==> flow/design.v <==
module ALU(
    input  [31:0] val_A,
    input  [31:0] val_B,
    input  [2:0]  ALU_op,
    output logic [31:0] ALU_out,
    output logic [7:0]  ALU_flags
);
    logic [31:0] sum_result;
    logic [31:0] diff_result;
    logic        overflow_add, overflow_sub;
    logic        signed_ge, signed_lt, signed_gt, signed_le;
    always_comb begin
        sum_result = $signed(val_A) + $signed(val_B);
        diff_result = $signed(val_A) - $signed(val_B);
        overflow_add = (val_A[31] == val_B[31]) && (val_A[31] != sum_result[31]);
        overflow_sub = (val_A[31] != val_B[31]) && (val_A[31] != diff_result[31]);
        signed_ge = ($signed(val_A) >= $signed(val_B));
        signed_lt = ($signed(val_A) < $signed(val_B));
        signed_gt = ($signed(val_A) > $signed(val_B));
        signed_le = ($signed(val_A) <= $signed(val_B));
        case(ALU_op)
            3'b000: begin  
                ALU_out = sum_result;
                ALU_flags[4] = overflow_add;
            end
            3'b001: begin  
                ALU_out = diff_result;
                ALU_flags[4] = overflow_sub;
            end
            3'b010: begin  
                ALU_out = val_A & val_B;
                ALU_flags[4] = 1'b0;
            end
            3'b011: begin  
                ALU_out = val_A | val_B;
                ALU_flags[4] = 1'b0;
            end
            3'b100: begin  
                ALU_out = val_A ^ val_B;
                ALU_flags[4] = 1'b0;
            end
            3'b101: begin  
                ALU_out = ~val_A;
                ALU_flags[4] = 1'b0;
            end
            default: begin  
                ALU_out = 32'b0;
                ALU_flags[4] = 1'b0;
            end
        endcase
        ALU_flags[7] = ALU_out[31];                     
        ALU_flags[6] = (ALU_out == 32'b0);              
        ALU_flags[5] = 1'b0;                            
        ALU_flags[3] = signed_ge;                       
        ALU_flags[2] = signed_lt;                       
        ALU_flags[1] = signed_gt;                       
        ALU_flags[0] = signed_le;                       
    end
endmodule
module shifter(
    input  [31:0] shift_in,     
    input  [1:0]  shift_op,     
    input  [4:0]  shift_amt,    
    output logic [31:0] shift_out   
);
    logic [4:0] valid_shift_amt;
    logic [31:0] rotate_amount;
    assign valid_shift_amt = (shift_amt > 5'd31) ? 5'd31 : shift_amt;
    assign rotate_amount = 32 - valid_shift_amt;
    always_comb begin
        case (shift_op)
            2'b00: begin  
                shift_out = shift_in << valid_shift_amt;
            end
            2'b01: begin  
                shift_out = shift_in >> valid_shift_amt;
            end
            2'b10: begin  
                shift_out = $signed(shift_in) >>> valid_shift_amt;
            end
            2'b11: begin  
                if (valid_shift_amt == 5'd0) begin
                    shift_out = shift_in;   
                end else begin
                    shift_out = (shift_in >> valid_shift_amt) | 
                               (shift_in << rotate_amount);
                end
            end
            default: begin  
                shift_out = shift_in;
            end
        endcase
    end
endmodule
module status_reg_block(
    input  clk,
    input  rst_n,
    input         en_status,     
    input         status_rdy,    
    input  [31:0] status_in,     
    output logic [31:0] status_out   
);
    logic [31:0] status_reg;
    assign status_out = status_rdy ? status_in : status_reg;
    always_ff @(posedge clk or negedge rst_n) begin
        if (!rst_n) begin
            status_reg <= 32'b0;   
        end else if (en_status) begin
            status_reg <= status_in;
        end
    end
endmodule
module regfile(
    input  clk,
    input  [31:0] w_data1,
    input  [3:0]  w_addr1,
    input         w_en1,
    input  [31:0] w_data2,
    input  [3:0]  w_addr2,
    input         w_en2,
    input  [31:0] w_data_ldr,
    input  [3:0]  w_addr_ldr,
    input         w_en_ldr,
    input  [3:0]  A_addr,
    input  [3:0]  B_addr,
    input  [3:0]  shift_addr,
    input  [3:0]  str_addr,
    input  [3:0]  reg_addr,
    input  [1:0]  sel_pc,
    input         load_pc,
    input  [10:0] start_pc,
    input  [10:0] dp_pc,
    output logic [31:0] A_data,
    output logic [31:0] B_data,
    output logic [31:0] shift_data,
    output logic [31:0] str_data,
    output logic [10:0] pc_out,
    output logic [31:0] reg_output
);
    logic [31:0] registers[1:15];   
    logic [10:0] pc_in;
    assign A_data      = (A_addr == 4'd0)     ? 32'b0 : registers[A_addr];
    assign B_data      = (B_addr == 4'd0)     ? 32'b0 : registers[B_addr];
    assign shift_data  = (shift_addr == 4'd0) ? 32'b0 : registers[shift_addr];
    assign str_data    = (str_addr == 4'd0)   ? 32'b0 : registers[str_addr];
    assign reg_output  = (reg_addr == 4'd0)   ? 32'b0 : registers[reg_addr];
    assign pc_out      = registers[4'd15][10:0];   
    assign pc_in       = pc_out + 1'b1;
    always_ff @(posedge clk) begin
        if (w_en1 && w_addr1 != 4'd0) begin
            registers[w_addr1] <= w_data1;
        end else if (w_en2 && w_addr2 != 4'd0) begin
            registers[w_addr2] <= w_data2;
        end else if (w_en_ldr && w_addr_ldr != 4'd0) begin
            registers[w_addr_ldr] <= w_data_ldr;
        end
        if (load_pc) begin
            case (sel_pc)
                2'b01: registers[4'd15] <= {21'b0, start_pc};
                2'b11: registers[4'd15] <= {21'b0, dp_pc};
                default: registers[4'd15] <= {21'b0, pc_in};
            endcase
        end
    end
endmodule
module idecoder(
    input  [31:0] instr,      
    output logic [3:0]  cond,       
    output logic [6:0]  opcode,     
    output logic        en_status,  
    output logic [3:0]  rn,         
    output logic [3:0]  rd,         
    output logic [3:0]  rs,         
    output logic [3:0]  rm,         
    output logic [1:0]  shift_op,   
    output logic [4:0]  imm5,       
    output logic [11:0] imm12,      
    output logic [23:0] imm24,      
    output logic        P,          
    output logic        U,          
    output logic        W           
);
    logic type_I;    
    logic type_RS;   
    assign cond = instr[31:28];       
    assign type_I = instr[25];        
    assign P = instr[24];             
    assign U = instr[23];             
    assign W = instr[21];             
    assign en_status = instr[20];     
    assign rn = instr[19:16];         
    assign rd = instr[15:12];         
    assign rs = instr[11:8];          
    assign rm = instr[3:0];           
    assign shift_op = instr[6:5];     
    assign imm5 = instr[11:7];        
    assign imm12 = instr[11:0];       
    assign imm24 = instr[23:0];       
    assign type_RS = ~type_I & (instr[4] == 1'b1);
    always_comb begin
        case (instr[27:26])
            2'b00: begin  
                if (instr[27:21] == 7'b0011001) begin  
                    opcode = 7'b0000000;
                end else if (instr[27:21] == 7'b0001000) begin  
                    opcode = 7'b0000001;
                end else if (instr[27:21] == 7'b0001001) begin  
                    if (instr[5] == 1'b0) begin   
                        opcode = 7'b1001001;
                    end else begin               
                        opcode = 7'b1001101;
                    end
                end else begin
                    if (type_I) begin
                        case (instr[24:21])
                            4'b0100: opcode = 7'b0000100;  
                            4'b0010: opcode = 7'b0001001;  
                            4'b1010: opcode = 7'b0001010;  
                            4'b0000: opcode = 7'b0001011;  
                            4'b1100: opcode = 7'b0001100;  
                            4'b0001: opcode = 7'b0001101;  
                            4'b1101: opcode = 7'b0000000;  
                            default: opcode = 7'b0000001;  
                        endcase
                    end else if (type_RS) begin
                        case (instr[24:21])
                            4'b0100: opcode = 7'b0111000;  
                            4'b0010: opcode = 7'b0111001;  
                            4'b1010: opcode = 7'b0111010;  
                            4'b0000: opcode = 7'b0111011;  
                            4'b1100: opcode = 7'b0111100;  
                            4'b0001: opcode = 7'b0111101;  
                            4'b1101: opcode = 7'b0110000;  
                            default: opcode = 7'b0000001;  
                        endcase
                    end else begin
                        case (instr[24:21])
                            4'b0100: opcode = 7'b0011000;  
                            4'b0010: opcode = 7'b0011001;  
                            4'b1010: opcode = 7'b0011010;  
                            4'b0000: opcode = 7'b0011011;  
                            4'b1100: opcode = 7'b0011100;  
                            4'b0001: opcode = 7'b0011101;  
                            4'b1101: opcode = 7'b0010000;  
                            default: opcode = 7'b0000001;  
                        endcase
                    end
                end
            end
            2'b01: begin  
                if (instr[20] == 1'b1) begin  
                    if (instr[25] == 1'b0) begin  
                        if (instr[19:16] == 4'b1111) begin  
                            opcode = 7'b1000000;
                        end else begin  
                            opcode = 7'b1100000;
                        end
                    end else begin  
                        opcode = 7'b1101000;
                    end
                end else begin  
                    if (instr[25] == 1'b0) begin  
                        opcode = 7'b1110000;
                    end else begin  
                        opcode = 7'b1111000;
                    end
                end
            end
            2'b10: begin  
                if (instr[25:24] == 2'b10) begin  
                    opcode = 7'b1001000;
                end else begin  
                    opcode = 7'b1001100;
                end
            end
            default: begin  
                opcode = 7'b0000001;  
            end
        endcase
    end
endmodule
module controller(
    input  clk,
    input  rst_n,
    input  [6:0]  opcode,
    input  [31:0] status_reg,
    input  [3:0]  cond,
    input         P,
    input         U,
    input         W,
    input         en_status_decode,
    output logic         waiting,
    output logic         w_en1,
    output logic         w_en2,
    output logic         w_en_ldr,
    output logic         sel_load_LR,
    output logic [1:0]   sel_A_in,
    output logic [1:0]   sel_B_in,
    output logic [1:0]   sel_shift_in,
    output logic         en_A,
    output logic         en_B,
    output logic         en_C,
    output logic         en_S,
    output logic         sel_A,
    output logic         sel_B,
    output logic         sel_post_indexing,
    output logic [2:0]   ALU_op,
    output logic         en_status,
    output logic         status_rdy,
    output logic         load_ir,
    output logic         load_pc,
    output logic [1:0]   sel_pc,
    output logic         ram_w_en1,
    output logic         ram_w_en2
);
    localparam [3:0] RESET = 4'd0;
    localparam [3:0] FETCH = 4'd1;
    localparam [3:0] FETCH_WAIT = 4'd2;
    localparam [3:0] DECODE = 4'd3;
    localparam [3:0] EXECUTE = 4'd4;
    localparam [3:0] MEMORY_INCREMENT_PC = 4'd5;
    localparam [3:0] MEMORY_WAIT = 4'd6;
    localparam [3:0] WRITE_BACK = 4'd7;
    localparam [3:0] LOAD_PC_START = 4'd8;
    localparam [6:0] NOP = 7'b0000000;
    localparam [6:0] HLT = 7'b0000001;
    localparam [6:0] MOV_I = 7'b0001000;
    localparam [3:0] CMP = 4'b1010;
    localparam [2:0] ALU_ADD = 3'b000;
    localparam [2:0] ALU_SUB = 3'b001;
    localparam [2:0] ALU_AND = 3'b010;
    localparam [2:0] ALU_ORR = 3'b011;
    localparam [2:0] ALU_XOR = 3'b100;
    logic N, Z, C, V;
    assign N = status_reg[31];
    assign Z = status_reg[30];
    assign C = status_reg[29];
    assign V = status_reg[28];
    logic [3:0] state;
    always_ff @(posedge clk or negedge rst_n) begin
        if (!rst_n) begin
            state <= RESET;
        end else begin
            case (state)
                RESET: begin
                    state <= LOAD_PC_START;
                end
                LOAD_PC_START: begin
                    state <= FETCH;
                end
                FETCH: begin
                    state <= FETCH_WAIT;
                end
                FETCH_WAIT: begin
                    state <= DECODE;
                end
                DECODE: begin
                    state <= EXECUTE;
                end
                EXECUTE: begin
                    state <= MEMORY_INCREMENT_PC;
                end
                MEMORY_INCREMENT_PC: begin
                    state <= MEMORY_WAIT;
                end
                MEMORY_WAIT: begin
                    state <= WRITE_BACK;
                end
                WRITE_BACK: begin
                    state <= FETCH;
                end
                default: begin
                    state <= RESET;
                end
            endcase
        end
    end
    always_comb begin
        waiting = 1'b1;
        w_en1 = 1'b0;
        w_en2 = 1'b0;
        w_en_ldr = 1'b0;
        sel_load_LR = 1'b0;
        sel_A_in = 2'b00;
        sel_B_in = 2'b00;
        sel_shift_in = 2'b00;
        en_A = 1'b0;
        en_B = 1'b0;
        en_C = 1'b0;
        en_S = 1'b0;
        sel_A = 1'b0;
        sel_B = 1'b0;
        sel_post_indexing = 1'b0;
        ALU_op = ALU_ADD;
        en_status = 1'b0;
        status_rdy = 1'b0;
        load_ir = 1'b0;
        load_pc = 1'b0;
        sel_pc = 2'b00;
        ram_w_en1 = 1'b0;
        ram_w_en2 = 1'b0;
        case (state)
            RESET: begin
                waiting = 1'b1;
            end
            LOAD_PC_START: begin
                waiting = 1'b1;
                load_pc = 1'b1;
                sel_pc = 2'b01;
            end
            FETCH: begin
                waiting = 1'b1;
            end
            FETCH_WAIT: begin
                waiting = 1'b1;
            end
            DECODE: begin
                waiting = 1'b1;
                load_ir = 1'b1;
            end
            EXECUTE: begin
                waiting = 1'b1;
                if (opcode[6] == 1'b0 && cond != 4'b1111) begin
                    if (opcode[3]) begin
                        en_A = 1'b1;
                    end
                    if (opcode[4]) begin
                        en_B = 1'b1;
                    end
                    en_S = 1'b1;
                    if (opcode[4]) begin
                        sel_shift_in = 2'b00;
                    end else begin
                        sel_shift_in = 2'b00;
                    end
                end 
                else if (opcode[6:5] == 2'b11 || opcode[6:3] == 4'b1000) begin
                    if (opcode[3] == 1'b0) begin
                        if (opcode[6:4] == 3'b100) begin  
                            sel_A_in = 2'b11;  
                        end
                        sel_B_in = 2'b00;  
                        en_A = 1'b1;
                        en_B = 1'b0;
                        en_S = 1'b0;
                        sel_shift_in = 2'b00;
                    end 
                    else begin
                        sel_A_in = 2'b00;  
                        sel_B_in = 2'b00;  
                        en_A = 1'b1;
                        en_B = 1'b1;
                        en_S = 1'b1;
                        sel_shift_in = 2'b00;
                    end
                end 
                else if (opcode[6:3] == 4'b1001) begin
                    en_A = 1'b0;
                    if (opcode[1]) begin
                        en_B = 1'b1;
                    end
                    en_S = 1'b1;
                    sel_shift_in = 2'b11;
                end
            end
            MEMORY_INCREMENT_PC: begin
                waiting = 1'b1;
                en_C = 1'b1;
                if (opcode[6] == 1'b0 && cond != 4'b1111) begin
                    sel_pc = 2'b00;
                    load_pc = 1'b1;
                    case (opcode[2:0])
                        3'b000: ALU_op = ALU_ADD;
                        3'b001: ALU_op = ALU_SUB;
                        3'b010: ALU_op = ALU_AND;
                        3'b011: ALU_op = ALU_ORR;
                        3'b100: ALU_op = ALU_XOR;
                        default: ALU_op = ALU_ADD;
                    endcase
                    if (opcode[3] == 1'b0) begin
                        sel_A = 1'b1;
                    end
                    if (opcode[4] == 1'b0) begin
                        sel_B = 1'b1;
                    end
                    sel_post_indexing = 1'b0;
                    sel_load_LR = 1'b0;
                    en_status = en_status_decode;
                    if (opcode[3:0] != CMP) begin
                        w_en1 = 1'b1;
                    end
                    ram_w_en2 = 1'b0;
                end 
                else if (opcode[6:5] == 2'b11 || opcode[6:3] == 4'b1000) begin
                    sel_pc = 2'b00;
                    load_pc = 1'b1;
                    if (U == 1'b0) begin
                        ALU_op = ALU_SUB;
                    end else begin
                        ALU_op = ALU_ADD;
                    end
                    sel_A = 1'b0;  
                    sel_post_indexing = ~P;
                    if (opcode[3] == 1'b1) begin
                        sel_B = 1'b0;  
                    end else begin
                        sel_B = 1'b1;  
                    end
                    sel_load_LR = 1'b0;
                    en_status = en_status_decode;
                    w_en1 = 1'b0;
                    w_en2 = ~P | W;
                    if (opcode[4] == 1'b1) begin  
                        ram_w_en2 = 1'b1;
                    end else begin  
                        ram_w_en2 = 1'b0;
                    end
                end 
                else if (opcode[6:3] == 4'b1001) begin
                    if ((cond == 4'b0000 && Z) || 
                        (cond == 4'b0001 && ~Z) || 
                        (cond == 4'b0010 && C) || 
                        (cond == 4'b0011 && ~C) || 
                        (cond == 4'b0100 && N) || 
                        (cond == 4'b0101 && ~N) || 
                        (cond == 4'b0110 && V) || 
                        (cond == 4'b0111 && ~V) || 
                        (cond == 4'b1000 && C && ~Z) || 
                        (cond == 4'b1001 && (~C || Z)) || 
                        (cond == 4'b1010 && (N == V)) || 
                        (cond == 4'b1011 && (N != V)) || 
                        (cond == 4'b1100 && (~Z && (N == V))) || 
                        (cond == 4'b1101 && (Z || (N != V))) || 
                        (cond == 4'b1110)) begin
                        sel_pc = 2'b11;
                        load_pc = 1'b1;
                    end else begin
                        sel_pc = 2'b00;
                        load_pc = 1'b1;
                    end
                    if (opcode[2] == 1'b1) begin
                        w_en1 = 1'b1;
                        sel_load_LR = 1'b0;
                    end
                    ALU_op = ALU_ADD;
                    sel_A = 1'b1;
                    if (opcode[1] == 1'b1) begin
                        sel_B = 1'b0;
                    end else begin
                        sel_B = 1'b1;
                    end
                    sel_post_indexing = 1'b0;
                    en_status = 1'b0;
                end
            end
            MEMORY_WAIT: begin
                waiting = 1'b1;
                status_rdy = 1'b1;
            end
            WRITE_BACK: begin
                waiting = 1'b1;
                if (opcode[6:4] == 3'b110 || opcode[6:3] == 4'b1000) begin
                    w_en_ldr = 1'b1;
                end
            end
            default: begin
                waiting = 1'b1;
            end
        endcase
    end
endmodule
module datapath(
    input  clk,
    input  rst_n,
    input  [3:0]  w_addr1,
    input         w_en1,
    input  [3:0]  w_addr2,
    input         w_en2,
    input  [3:0]  w_addr_ldr,
    input         w_en_ldr,
    input  [31:0] w_data_ldr,
    input  [3:0]  A_addr,
    input  [3:0]  B_addr,
    input  [3:0]  shift_addr,
    input  [3:0]  str_addr,
    input  [3:0]  reg_addr,       
    input  [1:0]  sel_pc,
    input         load_pc,
    input  [10:0] start_pc,
    input  [1:0]  sel_A_in,
    input  [1:0]  sel_B_in,
    input  [1:0]  sel_shift_in,
    input         en_A,
    input         en_B,
    input         en_S,
    input  [31:0] shift_imme,
    input         sel_shift,
    input  [1:0]  shift_op,
    input         sel_A,
    input         sel_B,
    input         sel_post_indexing,
    input  [31:0] imme_data,
    input  [2:0]  ALU_op,
    input         en_status,
    input         status_rdy,
    input  [31:0] LR_in,
    input         sel_load_LR,
    output logic [31:0] datapath_out,
    output logic [31:0] status_out,
    output logic [31:0] str_data,
    output logic [10:0] PC,
    output logic [31:0] reg_output
);  
    logic [31:0] A_data, B_data, shift_data, str_data_rf;
    logic [10:0] pc_out;
    logic [31:0] reg_output_rf;
    logic [31:0] shift_out;
    logic [31:0] val_A, val_B, ALU_out, shift_amt, status_in;
    logic [7:0]  ALU_flags;
    logic [31:0] A_in, B_in, shift_in;
    logic [31:0] A_reg, B_reg, S_reg, status_out_reg;
    logic [31:0] w_data1;
    logic [3:0]  w_addr1_in;
    assign PC = pc_out;
    assign reg_output = reg_output_rf;
    assign status_out = status_out_reg;
    assign str_data = str_data_rf;
    regfile regfile(
        .clk(clk),
        .w_data1(w_data1),
        .w_addr1(w_addr1_in),
        .w_en1(w_en1),
        .w_data2(ALU_out),
        .w_addr2(w_addr2),
        .w_en2(w_en2),
        .w_data_ldr(w_data_ldr),
        .w_addr_ldr(w_addr_ldr),
        .w_en_ldr(w_en_ldr),
        .sel_pc(sel_pc),
        .load_pc(load_pc),
        .start_pc(start_pc),
        .dp_pc(ALU_out[10:0]),
        .A_addr(A_addr),
        .B_addr(B_addr),
        .shift_addr(shift_addr),
        .str_addr(str_addr),
        .A_data(A_data),
        .B_data(B_data),
        .shift_data(shift_data),
        .str_data(str_data_rf),
        .pc_out(pc_out),
        .reg_output(reg_output_rf),
        .reg_addr(reg_addr)
    );
    shifter shifter(
        .shift_in(B_reg),
        .shift_op(shift_op),
        .shift_amt(S_reg[4:0]),
        .shift_out(shift_out)
    );
    ALU alu(
        .val_A(val_A),
        .val_B(val_B),
        .ALU_op(ALU_op),
        .ALU_out(ALU_out),
        .ALU_flags(ALU_flags)
    );
    status_reg_block status_reg(
        .clk(clk),
        .rst_n(rst_n),
        .en_status(en_status),
        .status_rdy(status_rdy),
        .status_in(status_in),
        .status_out(status_out_reg)
    );
    assign status_in = {24'b0, ALU_flags};
    assign datapath_out = sel_post_indexing ? val_A : ALU_out;
    assign w_data1 = sel_load_LR ? LR_in : ALU_out;
    assign w_addr1_in = sel_load_LR ? 4'd14 : w_addr1;   
    assign val_A = sel_A ? 32'b0 : A_reg;
    assign val_B = sel_B ? imme_data : shift_out; 
    assign shift_amt = sel_shift ? shift_in : shift_imme;
    always_comb begin
        case (sel_A_in)
            2'b00: A_in = A_data;         
            2'b01: A_in = ALU_out;        
            2'b11: A_in = {21'b0, pc_out};  
            default: A_in = A_data;
        endcase
    end
    always_comb begin
        case (sel_B_in)
            2'b00: B_in = B_data;         
            2'b01: B_in = ALU_out;        
            2'b11: B_in = val_B;          
            default: B_in = B_data;
        endcase
    end
    always_comb begin
        case (sel_shift_in)
            2'b00: shift_in = shift_data;  
            2'b01: shift_in = ALU_out;     
            2'b11: shift_in = 32'b0;       
            default: shift_in = shift_data;
        endcase
    end
    always_ff @(posedge clk or negedge rst_n) begin
        if (!rst_n) begin
            A_reg <= 32'b0;
        end else if (en_A) begin
            A_reg <= A_in;
        end
    end
    always_ff @(posedge clk or negedge rst_n) begin
        if (!rst_n) begin
            B_reg <= 32'b0;
        end else if (en_B) begin
            B_reg <= B_in;
        end
    end
    always_ff @(posedge clk or negedge rst_n) begin
        if (!rst_n) begin
            S_reg <= 32'b0;
        end else if (en_S) begin
            S_reg <= shift_amt;
        end
    end
endmodule
module cpu (
    input  clk,
    input  rst_n,
    input  [31:0] instr,
    input  [31:0] ram_data2,
    input  [10:0] start_pc,
    input  [3:0]  reg_addr,   
    output logic         waiting,
    output logic         ram_w_en1,
    output logic         ram_w_en2,
    output logic [10:0]  ram_addr2,
    output logic [31:0]  ram_in2,
    output logic [31:0]  status_out,
    output logic [31:0]  datapath_out,
    output logic [10:0]  pc_out,
    output logic [31:0]  reg_output
);
    logic [31:0] instr_reg;
    logic [3:0]  cond;            
    logic [6:0]  opcode;          
    logic        en_status_decode;  
    logic [3:0]  rn, rd, rs, rm;  
    logic [1:0]  shift_op;        
    logic [4:0]  imm5;            
    logic [11:0] imm12;           
    logic [23:0] imm24;           
    logic        P, U, W;         
    logic [3:0] rt;
    assign rt = rd;
    logic [31:0] status_out_dp;
    logic [31:0] datapath_out_dp;
    logic [31:0] str_data_dp;
    logic [10:0] pc_out_dp;
    logic [31:0] reg_output_dp;
    logic        waiting_ctrl;
    logic        w_en1, w_en2, w_en_ldr, sel_load_LR;
    logic [1:0]  sel_A_in, sel_B_in, sel_shift_in;
    logic        en_A, en_B, en_C, en_S;
    logic        sel_A, sel_B, sel_post_indexing;
    logic [2:0]  ALU_op;
    logic        en_status, status_rdy_ctrl;
    logic        load_ir, load_pc_ctrl;
    logic [1:0]  sel_pc_ctrl;
    logic        ram_w_en1_ctrl, ram_w_en2_ctrl;
    assign waiting = waiting_ctrl;
    assign status_out = status_out_dp;
    assign datapath_out = datapath_out_dp;
    assign pc_out = pc_out_dp;
    assign reg_output = reg_output_dp;
    assign ram_addr2 = datapath_out_dp[10:0];
    assign ram_in2 = str_data_dp;
    assign ram_w_en1 = ram_w_en1_ctrl;
    assign ram_w_en2 = ram_w_en2_ctrl;
    idecoder idecoder(
        .instr(instr_reg),
        .cond(cond),
        .opcode(opcode),
        .en_status(en_status_decode),
        .rn(rn),
        .rd(rd),
        .rs(rs),
        .rm(rm),
        .shift_op(shift_op),
        .imm5(imm5),
        .imm12(imm12),
        .imm24(imm24),
        .P(P),
        .U(U),
        .W(W)
    );
    datapath datapath(
        .clk(clk),
        .rst_n(rst_n),
        .LR_in(ram_data2),
        .sel_load_LR(sel_load_LR),
        .w_addr1(rd),
        .w_en1(w_en1),
        .w_addr2(rn),
        .w_en2(w_en2),
        .w_addr_ldr(rt),            
        .w_en_ldr(w_en_ldr),
        .w_data_ldr(ram_data2),     
        .A_addr(rn),
        .B_addr(rm),
        .shift_addr(rs),
        .str_addr(rt),
        .reg_addr(reg_addr),        
        .sel_pc(sel_pc_ctrl),
        .load_pc(load_pc_ctrl),
        .start_pc(start_pc),
        .sel_A_in(sel_A_in),
        .sel_B_in(sel_B_in),
        .sel_shift_in(sel_shift_in),
        .en_A(en_A),
        .en_B(en_B),
        .en_S(en_S),
        .shift_imme({27'd0, imm5}),
        .sel_shift(1'b0),           
        .shift_op(shift_op),
        .sel_A(sel_A),
        .sel_B(sel_B),
        .sel_post_indexing(sel_post_indexing),
        .imme_data({20'd0, imm12}),
        .ALU_op(ALU_op),
        .en_status(en_status),
        .status_rdy(status_rdy_ctrl),
        .datapath_out(datapath_out_dp),
        .status_out(status_out_dp),
        .str_data(str_data_dp),
        .PC(pc_out_dp),
        .reg_output(reg_output_dp)
    );
    controller controller(
        .clk(clk),
        .rst_n(rst_n),
        .opcode(opcode),
        .status_reg(status_out_dp),
        .cond(cond),
        .P(P),
        .U(U),
        .W(W),
        .en_status_decode(en_status_decode),
        .waiting(waiting_ctrl),
        .w_en1(w_en1),
        .w_en2(w_en2),
        .w_en_ldr(w_en_ldr),
        .sel_load_LR(sel_load_LR),
        .sel_A_in(sel_A_in),
        .sel_B_in(sel_B_in),
        .sel_shift_in(sel_shift_in),
        .en_A(en_A),
        .en_B(en_B),
        .en_C(en_C),
        .en_S(en_S),
        .sel_A(sel_A),
        .sel_B(sel_B),
        .sel_post_indexing(sel_post_indexing),
        .ALU_op(ALU_op),
        .en_status(en_status),
        .status_rdy(status_rdy_ctrl),
        .load_ir(load_ir),
        .load_pc(load_pc_ctrl),
        .sel_pc(sel_pc_ctrl),
        .ram_w_en1(ram_w_en1_ctrl),
        .ram_w_en2(ram_w_en2_ctrl)
    );
    always_ff @(posedge clk or negedge rst_n) begin
        if (!rst_n) begin
            instr_reg <= 32'b0;
        end else if (load_ir) begin
            instr_reg <= instr;
        end
    end
endmodule
# Step by step through the tools: cpu
# Each step is given for the RTL above and for the edited RTL.
# "before" refers to lines of the RTL above, "after" to lines of the edited file.
# "delta" is "after" less "before", of the values as shown.
# Library cell names are shortened.
# A cell with -- has no value.
[design]
design = "cpu"
clk_port = "clk"
cell_library = "sky130hd"
corner = "tt_025C_1v80"

# The edit
# Unified diff, file above to edited file.
# A script made this edit. It changes what the design does and was not meant as an optimisation.
# begin of diff
@@ -715,5 +715,5 @@
         if (!rst_n) begin
             B_reg <= 32'b0;
-        end else if (en_B) begin
+        end else begin
             B_reg <= B_in;
         end
# end of diff

# After elaboration
# Source: Yosys, flattened and elaborated, memories not mapped. Widths are those after wreduce; folded enables and synchronous resets count as part of the registers. Registers that Yosys merges into a memory's read port (data or address) are not register bits. Print and check cells do not count.
# Yosys's memory passes give these memory sizes; they may raise the number of words (mostly to a power of two), join words into wider ones and drop unused or constant bits.
[classes]
columns = ["item", "before", "after", "delta"]
rows = [
  ["add_sub_neg", 4, 4, 0],
  ["compare", 5, 5, 0],
  ["eq_ne", 62, 62, 0],
  ["n_shift", 4, 4, 0],
  ["mux", 125, 120, -5],
  ["bitwise", 17, 17, 0],
  ["n_reduce_logical", 56, 56, 0],
]
[ops]
columns = ["op", "before", "after", "delta"]
rows = [
  ["1-bit two-way mux", 62, 57, -5],
  ["32-bit two-way mux", 24, 24, 0],
  ["1-bit logical AND", 17, 17, 0],
  ["1-bit logical OR", 16, 16, 0],
  ["4-bit equality test (second input constant)", 14, 14, 0],
  ["4-bit by 3-bit equality test with 1-bit output (second input constant)", 9, 9, 0],
  ["2-bit two-way mux", 9, 9, 0],
  ["2-bit equality test (second input constant)", 7, 7, 0],
  ["7-bit two-way mux", 7, 7, 0],
  ["4-bit zero test", 6, 6, 0],
  ["3-bit equality test (second input constant)", 5, 5, 0],
  ["1-bit logical AND (second input constant)", 5, 5, 0],
  ["3-bit two-way mux", 5, 5, 0],
  ["2-bit by 1-bit equality test with 1-bit output (second input constant)", 4, 4, 0],
  ["3-bit by 2-bit equality test with 1-bit output (second input constant)", 4, 4, 0],
  ["4-bit by 2-bit equality test with 1-bit output (second input constant)", 4, 4, 0],
  ["4-bit two-way mux", 4, 4, 0],
  ["1-bit inverter (first input constant)", 4, 4, 0],
  ["1-bit bitwise OR", 4, 4, 0],
  ["1-bit inequality test", 3, 3, 0],
  ["1-bit inverter", 3, 3, 0],
  ["3-bit by 1-bit equality test with 1-bit output (second input constant)", 2, 2, 0],
  ["4-bit by 1-bit equality test with 1-bit output (second input constant)", 2, 2, 0],
  ["7-bit by 4-bit equality test with 1-bit output (second input constant)", 2, 2, 0],
  ["2-bit zero test", 2, 2, 0],
  ["4-bit inequality test (second input constant)", 2, 2, 0],
  ["32-bit bitwise OR", 2, 2, 0],
  ["1-bit case mux with 2-bit select", 2, 2, 0],
]
# The list need not be complete.
[bits]
columns = ["item", "before", "after", "delta"]
rows = [
  ["register_bits", 108, 108, 0],
  ["mem_bits_rw", 480, 480, 0],
  ["mem_bits_ro", 64, 64, 0],
  ["clocked_rd_ports_x_width", 4, 4, 0],
  ["n_memories", 2, 2, 0],
  ["inputBits", 81, 81, 0],
  ["out_inout_bits", 153, 153, 0],
]
[memory_table]
columns = ["item", "before", "after"]
rows = [
  ["mem_shapes", "datapath.regfile.registers 15x32 r5 w2; 16x4 r1 w0", "datapath.regfile.registers 15x32 r5 w2; 16x4 r1 w0"],
]

# Logic depth
# Depth = most cells in a row (Yosys ltp): at word level without a register or memory, in the mapped netlist without a sequential cell, where the memories' decode and read muxes count.
[depth]
columns = ["item", "before", "after", "delta"]
rows = [
  ["depth_word", 26, 26, 0],
  ["abc_area", "0", "0", "--"],
  ["depth_mapped", 29, 28, -1],
]

# Netlist
# The flow's flattened synthesis, as Yosys stat reports it; memories are mapped. The netlist is that of the ABC_AREA named above (0 if unset); the other value can give another one.
[mapped]
columns = ["item", "before", "after", "delta"]
rows = [
  ["mapped_cells", 4497, 4430, -67],
  ["mapped_area_um2", 48043.6, 47724.5, -319.1],
  ["ffs", 592, 592, 0],
  ["n_buf", 459, 457, -2],
]
[by_type]
columns = ["cell_type", "before", "after", "delta"]
rows = [
  ["a211oi_1", 170, 244, 74],
  ["nand2_1", 425, 381, -44],
  ["o21ai_0", 248, 213, -35],
  ["a2111oi_0", 35, 6, -29],
  ["a21o_1", 52, 27, -25],
  ["a22o_1", 3, 28, 25],
  ["o211ai_1", 80, 60, -20],
  ["nor2_1", 399, 381, -18],
  ["nand3_1", 56, 38, -18],
  ["mux2i_1", 247, 264, 17],
  ["a211o_1", 5, 21, 16],
  ["clkbuf_1", 303, 318, 15],
  ["nor3_1", 43, 56, 13],
  ["o31ai_1", 22, 9, -13],
  ["a21oi_1", 296, 307, 11],
  ["a221oi_1", 15, 5, -10],
  ["o21bai_1", 23, 14, -9],
  ["mux2_2", 147, 140, -7],
]
# The list need not be complete.
# The figures by module come from a second, unflattened synthesis with its own total; it is not the netlist above.
[unflattened]
columns = ["item", "before", "after", "delta"]
rows = [
  ["cells_unflattened", 5114, 5082, -32],
  ["area_unflattened_um2", 58070.7, 57762.9, -307.8],
]
# Each row is one instance without its submodules.
[by_module_before]
columns = ["mod", "instances", "cells", "mod_area_um2", "mod_seq_area_um2"]
rows = [
  ["regfile", 1, 2284, 34712.0, 14203.6],
  ["shifter", 1, 922, 7121.8, 0.0],
  ["ALU", 1, 927, 5944.5, 0.0],
  ["datapath", 1, 569, 5330.1, 1726.7],
  ["status_reg_block", 1, 104, 1889.3, 800.8],
  ["cpu", 1, 80, 1431.4, 800.8],
  ["idecoder", 1, 121, 872.1, 0.0],
  ["controller", 1, 107, 769.5, 100.1],
]
[by_module_after]
columns = ["mod", "instances", "cells", "mod_area_um2", "mod_seq_area_um2"]
rows = [
  ["regfile", 1, 2284, 34712.0, 14203.6],
  ["shifter", 1, 922, 7121.8, 0.0],
  ["ALU", 1, 927, 5944.5, 0.0],
  ["datapath", 1, 537, 5022.3, 1726.7],
  ["status_reg_block", 1, 104, 1889.3, 800.8],
  ["cpu", 1, 80, 1431.4, 800.8],
  ["idecoder", 1, 121, 872.1, 0.0],
  ["controller", 1, 107, 769.5, 100.1],
]

# Timing after synthesis
# OpenSTA on the mapped netlist: ideal clock, no wires. The path of least setup slack (recovery checks aside). Input and output delay are each 20% of the period. Register names are those of the netlist, which keeps one name where synthesis merged equal registers.
[synth_timing]
columns = ["item", "before", "after", "delta"]
rows = [
  ["path_type", "flip-flop to output port", "flip-flop to output port", "--"],
  ["from", "register instr_reg[26]", "register datapath.S_reg[0]", "--"],
  ["to", "output port status_out[6]", "output port status_out[6]", "--"],
  ["clock_period_ns", 12.0, 12.0, 0.0],
  ["output_delay_ns", 2.400, 2.400, 0.000],
  ["launch_ns", 0.000, 0.000, 0.000],
  ["arrival_ns", 6.714, 6.250, -0.464],
  ["setup_slack_ns", 2.886, 3.350, 0.464],
  ["path_delay_ns", 6.714, 6.250, -0.464],
  ["stages", 28, 28, 0],
  ["n_path_buf", 2, 6, 4],
  ["synth_period_reached_ns", 9.114, 8.65, -0.464],
]
# "path_delay_ns" is the arrival time less input delay plus setup time.
# At an output port there is no setup time.
# "stages" counts driving pins, that of a launching flip-flop among them; a cell with two outputs on the path counts twice.
# "synth_period_reached_ns" = period - worst setup slack (recovery checks aside). The figure is calculated, with input and output delays left at 20% of the set period.
# Between the ends stands the longest chain of elaborated cells between them, by number of cells; it is not shown to be the way that was timed. Of several equally long chains one is given.
# A line is the first line of the expression or statement that the cell stems from. Yosys adds cells for indexed reads and writes and turns some case tables into memories.
[synth_between_before]
path_cell_list = "dfrtp_1 inv_1 ha_1 inv_2 a2111oi_2 a22o_1 a21oi_1 o21ai_1 nand2_1 a21oi_1 or3_1 clkbuf_1 buf_1 o211ai_1 o21a_1 ha_1 or4_1 nand2b_4 a311oi_1 o31ai_2 o21ai_2 a31oi_1 o41ai_1 xnor2_1 o211ai_1 or4_1 or4_1 o21ai_1"
elab_chain_len = 15
cone_cells = 52
classes_between = "add/sub: 2; eq/ne: 17; mux: 23; logic: 5; reduce/logical: 5"
[synth_lines_before]
columns = ["item", "line", "source"]
rows = [
  ["start, declared", 746, "logic [31:0] instr_reg;"],
  ["start, assigned", 877, "instr_reg <= 32'b0;"],
  ["start, assigned", 879, "instr_reg <= instr;"],
  ["7-bit by 4-bit equality test with 1-bit output", 207, "end else if (instr[27:21] == 7'b0001001) begin"],
  ["7-bit two-way mux", 207, ""],
  ["7-bit two-way mux", 205, "end else if (instr[27:21] == 7'b0001000) begin"],
  ["7-bit two-way mux", 203, "if (instr[27:21] == 7'b0011001) begin"],
  ["7-bit case mux with 3-bit select", 201, "case (instr[27:26])"],
  ["4-bit equality test", 519, "else if (opcode[6:3] == 4'b1001) begin"],
  ["1-bit two-way mux", 519, ""],
  ["1-bit two-way mux", 494, "else if (opcode[6:5] == 2'b11 || opcode[6:3] == 4'b1000) begin"],
  ["1-bit two-way mux", 469, "if (opcode[6] == 1'b0 && cond != 4'b1111) begin"],
  ["1-bit two-way mux", 402, "case (state)"],
  ["32-bit two-way mux", 680, "assign val_A = sel_A ? 32'b0 : A_reg;"],
  ["32-bit subtractor", 14, "diff_result = $signed(val_A) - $signed(val_B);"],
  ["32-bit case mux with 6-bit select", 21, "case(ALU_op)"],
  ["32-bit zero test", 52, "ALU_flags[6] = (ALU_out == 32'b0);"],
  ["8-bit two-way mux", 104, "assign status_out = status_rdy ? status_in : status_reg;"],
  ["end, declared", 741, "output logic [31:0]  status_out,"],
]
[synth_between_after]
path_cell_list = "dfrtp_1 clkbuf_1 clkbuf_1 buf_1 clkbuf_1 clkbuf_1 nand2_1 nand2_1 nor2_1 a211oi_1 a311oi_1 a2111oi_0 a211oi_1 mux2i_1 inv_1 ha_1 clkbuf_1 o211ai_1 o21ai_0 a211oi_1 o31ai_1 or2_2 a31oi_1 a211o_1 or4_1 nor4_1 nand4_1 o21ai_1"
elab_chain_len = 12
cone_cells = 20
classes_between = "add/sub: 3; compare: 1; shift: 4; mux: 6; logic: 4; reduce/logical: 2"
[synth_lines_after]
columns = ["item", "line", "source"]
rows = [
  ["start, declared", 621, "logic [31:0] A_reg, B_reg, S_reg, status_out_reg;"],
  ["start, assigned", 723, "S_reg <= 32'b0;"],
  ["start, assigned", 725, "S_reg <= shift_amt;"],
  ["5-bit greater-than comparator", 68, "assign valid_shift_amt = (shift_amt > 5'd31) ? 5'd31 : shift_amt;"],
  ["5-bit two-way mux", 68, ""],
  ["6-bit by 5-bit subtractor with 7-bit output", 69, "assign rotate_amount = 32 - valid_shift_amt;"],
  ["32-bit by 32-bit << shifter with 32-bit output", 86, "(shift_in << rotate_amount);"],
  ["32-bit bitwise OR", 85, "shift_out = (shift_in >> valid_shift_amt) |"],
  ["32-bit two-way mux", 82, "if (valid_shift_amt == 5'd0) begin"],
  ["32-bit case mux with 4-bit select", 71, "case (shift_op)"],
  ["32-bit two-way mux", 681, "assign val_B = sel_B ? imme_data : shift_out;"],
  ["32-bit subtractor", 14, "diff_result = $signed(val_A) - $signed(val_B);"],
  ["32-bit case mux with 6-bit select", 21, "case(ALU_op)"],
  ["32-bit zero test", 52, "ALU_flags[6] = (ALU_out == 32'b0);"],
  ["8-bit two-way mux", 104, "assign status_out = status_rdy ? status_in : status_reg;"],
  ["end, declared", 741, "output logic [31:0]  status_out,"],
]

# Path in the finished layout
# From the final timing report of each run of pair 1: the path of least setup slack in the routed layout; clock arrival at registers is part of the times.
[layout_timing]
columns = ["item", "before", "after", "delta"]
rows = [
  ["path_type", "flip-flop to output port", "flip-flop to output port", "--"],
  ["from", "register instr_reg[26]", "register datapath.S_reg[0]", "--"],
  ["to", "output port status_out[6]", "output port status_out[6]", "--"],
  ["clock_period_ns", 11.9, 11.9, 0.0],
  ["output_delay_ns", 2.38, 2.38, 0.00],
  ["launch_ns", 0.66, 0.65, -0.01],
  ["arrival_ns", 9.17, 9.01, -0.16],
  ["setup_slack_ns", 0.35, 0.51, 0.16],
  ["stages", 28, 24, -4],
  ["n_path_buf", 3, 2, -1],
]
# Between the ends stands the longest chain of elaborated cells between them, by number of cells; it is not shown to be the way that was timed. Of several equally long chains one is given.
[layout_between_before]
path_cell_list = "dfrtp_1 inv_1 ha_1 inv_2 a2111oi_2 a22o_1 a21oi_1 o21ai_1 nand2_1 a21oi_1 or3_4 buf_4 o311ai_0 buf_1 ha_1 or3_1 or4_1 or2_0 o21bai_1 a21bo_1 a41oi_2 nor2_1 a211oi_1 o31ai_2 or4_1 or4_1 o21ai_1 clkdlybuf4s50_1"
elab_chain_len = 15
cone_cells = 52
classes_between = "add/sub: 2; eq/ne: 17; mux: 23; logic: 5; reduce/logical: 5"
[layout_lines_before]
columns = ["item", "line", "source"]
rows = [
  ["start, declared", 746, "logic [31:0] instr_reg;"],
  ["start, assigned", 877, "instr_reg <= 32'b0;"],
  ["start, assigned", 879, "instr_reg <= instr;"],
  ["7-bit by 4-bit equality test with 1-bit output", 207, "end else if (instr[27:21] == 7'b0001001) begin"],
  ["7-bit two-way mux", 207, ""],
  ["7-bit two-way mux", 205, "end else if (instr[27:21] == 7'b0001000) begin"],
  ["7-bit two-way mux", 203, "if (instr[27:21] == 7'b0011001) begin"],
  ["7-bit case mux with 3-bit select", 201, "case (instr[27:26])"],
  ["4-bit equality test", 519, "else if (opcode[6:3] == 4'b1001) begin"],
  ["1-bit two-way mux", 519, ""],
  ["1-bit two-way mux", 494, "else if (opcode[6:5] == 2'b11 || opcode[6:3] == 4'b1000) begin"],
  ["1-bit two-way mux", 469, "if (opcode[6] == 1'b0 && cond != 4'b1111) begin"],
  ["1-bit two-way mux", 402, "case (state)"],
  ["32-bit two-way mux", 680, "assign val_A = sel_A ? 32'b0 : A_reg;"],
  ["32-bit subtractor", 14, "diff_result = $signed(val_A) - $signed(val_B);"],
  ["32-bit case mux with 6-bit select", 21, "case(ALU_op)"],
  ["32-bit zero test", 52, "ALU_flags[6] = (ALU_out == 32'b0);"],
  ["8-bit two-way mux", 104, "assign status_out = status_rdy ? status_in : status_reg;"],
  ["end, declared", 741, "output logic [31:0]  status_out,"],
]
[layout_between_after]
path_cell_list = "dfrtp_4 buf_4 mux2_2 o21ai_0 a21oi_1 nand2_1 a31o_2 nor2_1 a2111oi_0 o21ai_0 o311ai_0 ha_1 a21o_1 a21oi_1 o21ai_0 and4_1 a211oi_1 o21ba_2 mux2_2 a211o_1 nor3_1 nand4_1 o21ai_1 clkdlybuf4s50_1"
elab_chain_len = 12
cone_cells = 20
classes_between = "add/sub: 3; compare: 1; shift: 4; mux: 6; logic: 4; reduce/logical: 2"
[layout_lines_after]
columns = ["item", "line", "source"]
rows = [
  ["start, declared", 621, "logic [31:0] A_reg, B_reg, S_reg, status_out_reg;"],
  ["start, assigned", 723, "S_reg <= 32'b0;"],
  ["start, assigned", 725, "S_reg <= shift_amt;"],
  ["5-bit greater-than comparator", 68, "assign valid_shift_amt = (shift_amt > 5'd31) ? 5'd31 : shift_amt;"],
  ["5-bit two-way mux", 68, ""],
  ["6-bit by 5-bit subtractor with 7-bit output", 69, "assign rotate_amount = 32 - valid_shift_amt;"],
  ["32-bit by 32-bit << shifter with 32-bit output", 86, "(shift_in << rotate_amount);"],
  ["32-bit bitwise OR", 85, "shift_out = (shift_in >> valid_shift_amt) |"],
  ["32-bit two-way mux", 82, "if (valid_shift_amt == 5'd0) begin"],
  ["32-bit case mux with 4-bit select", 71, "case (shift_op)"],
  ["32-bit two-way mux", 681, "assign val_B = sel_B ? imme_data : shift_out;"],
  ["32-bit subtractor", 14, "diff_result = $signed(val_A) - $signed(val_B);"],
  ["32-bit case mux with 6-bit select", 21, "case(ALU_op)"],
  ["32-bit zero test", 52, "ALU_flags[6] = (ALU_out == 32'b0);"],
  ["8-bit two-way mux", 104, "assign status_out = status_rdy ? status_in : status_reg;"],
  ["end, declared", 741, "output logic [31:0]  status_out,"],
]

# Layout results
# Both versions went through the flow (Yosys, OpenROAD) with the same settings in each pair. Constraints: input delay and output delay 20% of the set period each, output load 0.01 pF.
[flow_settings_pair_1]
CAP_MARGIN = 40
period_ns = 11.9
CORE_MARGIN = 2
CORE_UTILIZATION = 40
SLEW_MARGIN = 20
[results_pair_1]
columns = ["item", "before", "after", "delta"]
rows = [
  ["synthArea_um2", 48043.6, 47724.5, -319.1],
  ["dieArea_um2", 122896.0, 122091.0, -805.0],
  ["layout_stdcell_area_um2", 54683.7, 53902.9, -780.8],
  ["post_route_util_pct", 45.8, 45.6, -0.2],
  ["ws_setup_ns", 0.354, 0.509, 0.155],
  ["setup_tns_ns", 0.000, 0.000, 0.000],
  ["final_hold_ws_ns", 0.481, 0.479, -0.002],
  ["power_uw", 10432, 9926, -506],
  ["period_less_ws_ns", 11.546, 11.391, -0.155],
]
[flow_settings_pair_2]
ABC_AREA = 0
CAP_MARGIN = 40
CELL_PAD_IN_SITES_GLOBAL_PLACEMENT = 2
CORE_UTILIZATION = 54
GPL_ROUTABILITY_DRIVEN = 0
GPL_TIMING_DRIVEN = 1
MAX_ROUTING_LAYER = "met4"
MIN_ROUTING_LAYER = "met1"
PLACE_DENSITY_LB_ADDON = 0.28
TNS_END_PERCENT = 20
period_ns = 8.38
CORE_MARGIN = 2
SLEW_MARGIN = 20
[results_pair_2]
columns = ["item", "before", "after", "delta"]
rows = [
  ["synthArea_um2", 48043.6, 47724.5, -319.1],
  ["dieArea_um2", 91370.2, 90772.7, -597.5],
  ["layout_stdcell_area_um2", 60405.4, 58025.7, -2379.7],
  ["post_route_util_pct", 68.5, 66.0, -2.5],
  ["ws_setup_ns", -0.338, -0.082, 0.256],
  ["setup_tns_ns", -0.803, -0.167, 0.636],
  ["final_hold_ws_ns", 0.478, 0.483, 0.005],
  ["power_uw", 16489, 15414, -1075],
  ["period_less_ws_ns", 8.718, 8.462, -0.256],
]
# "period_less_ws_ns" is the run's clock period less its worst setup slack. It is reckoned from that one timing run; input and output delays stay at 20% of the period that was set.
# "power_uw" is the tool's figure for a default switching activity; nothing was simulated.
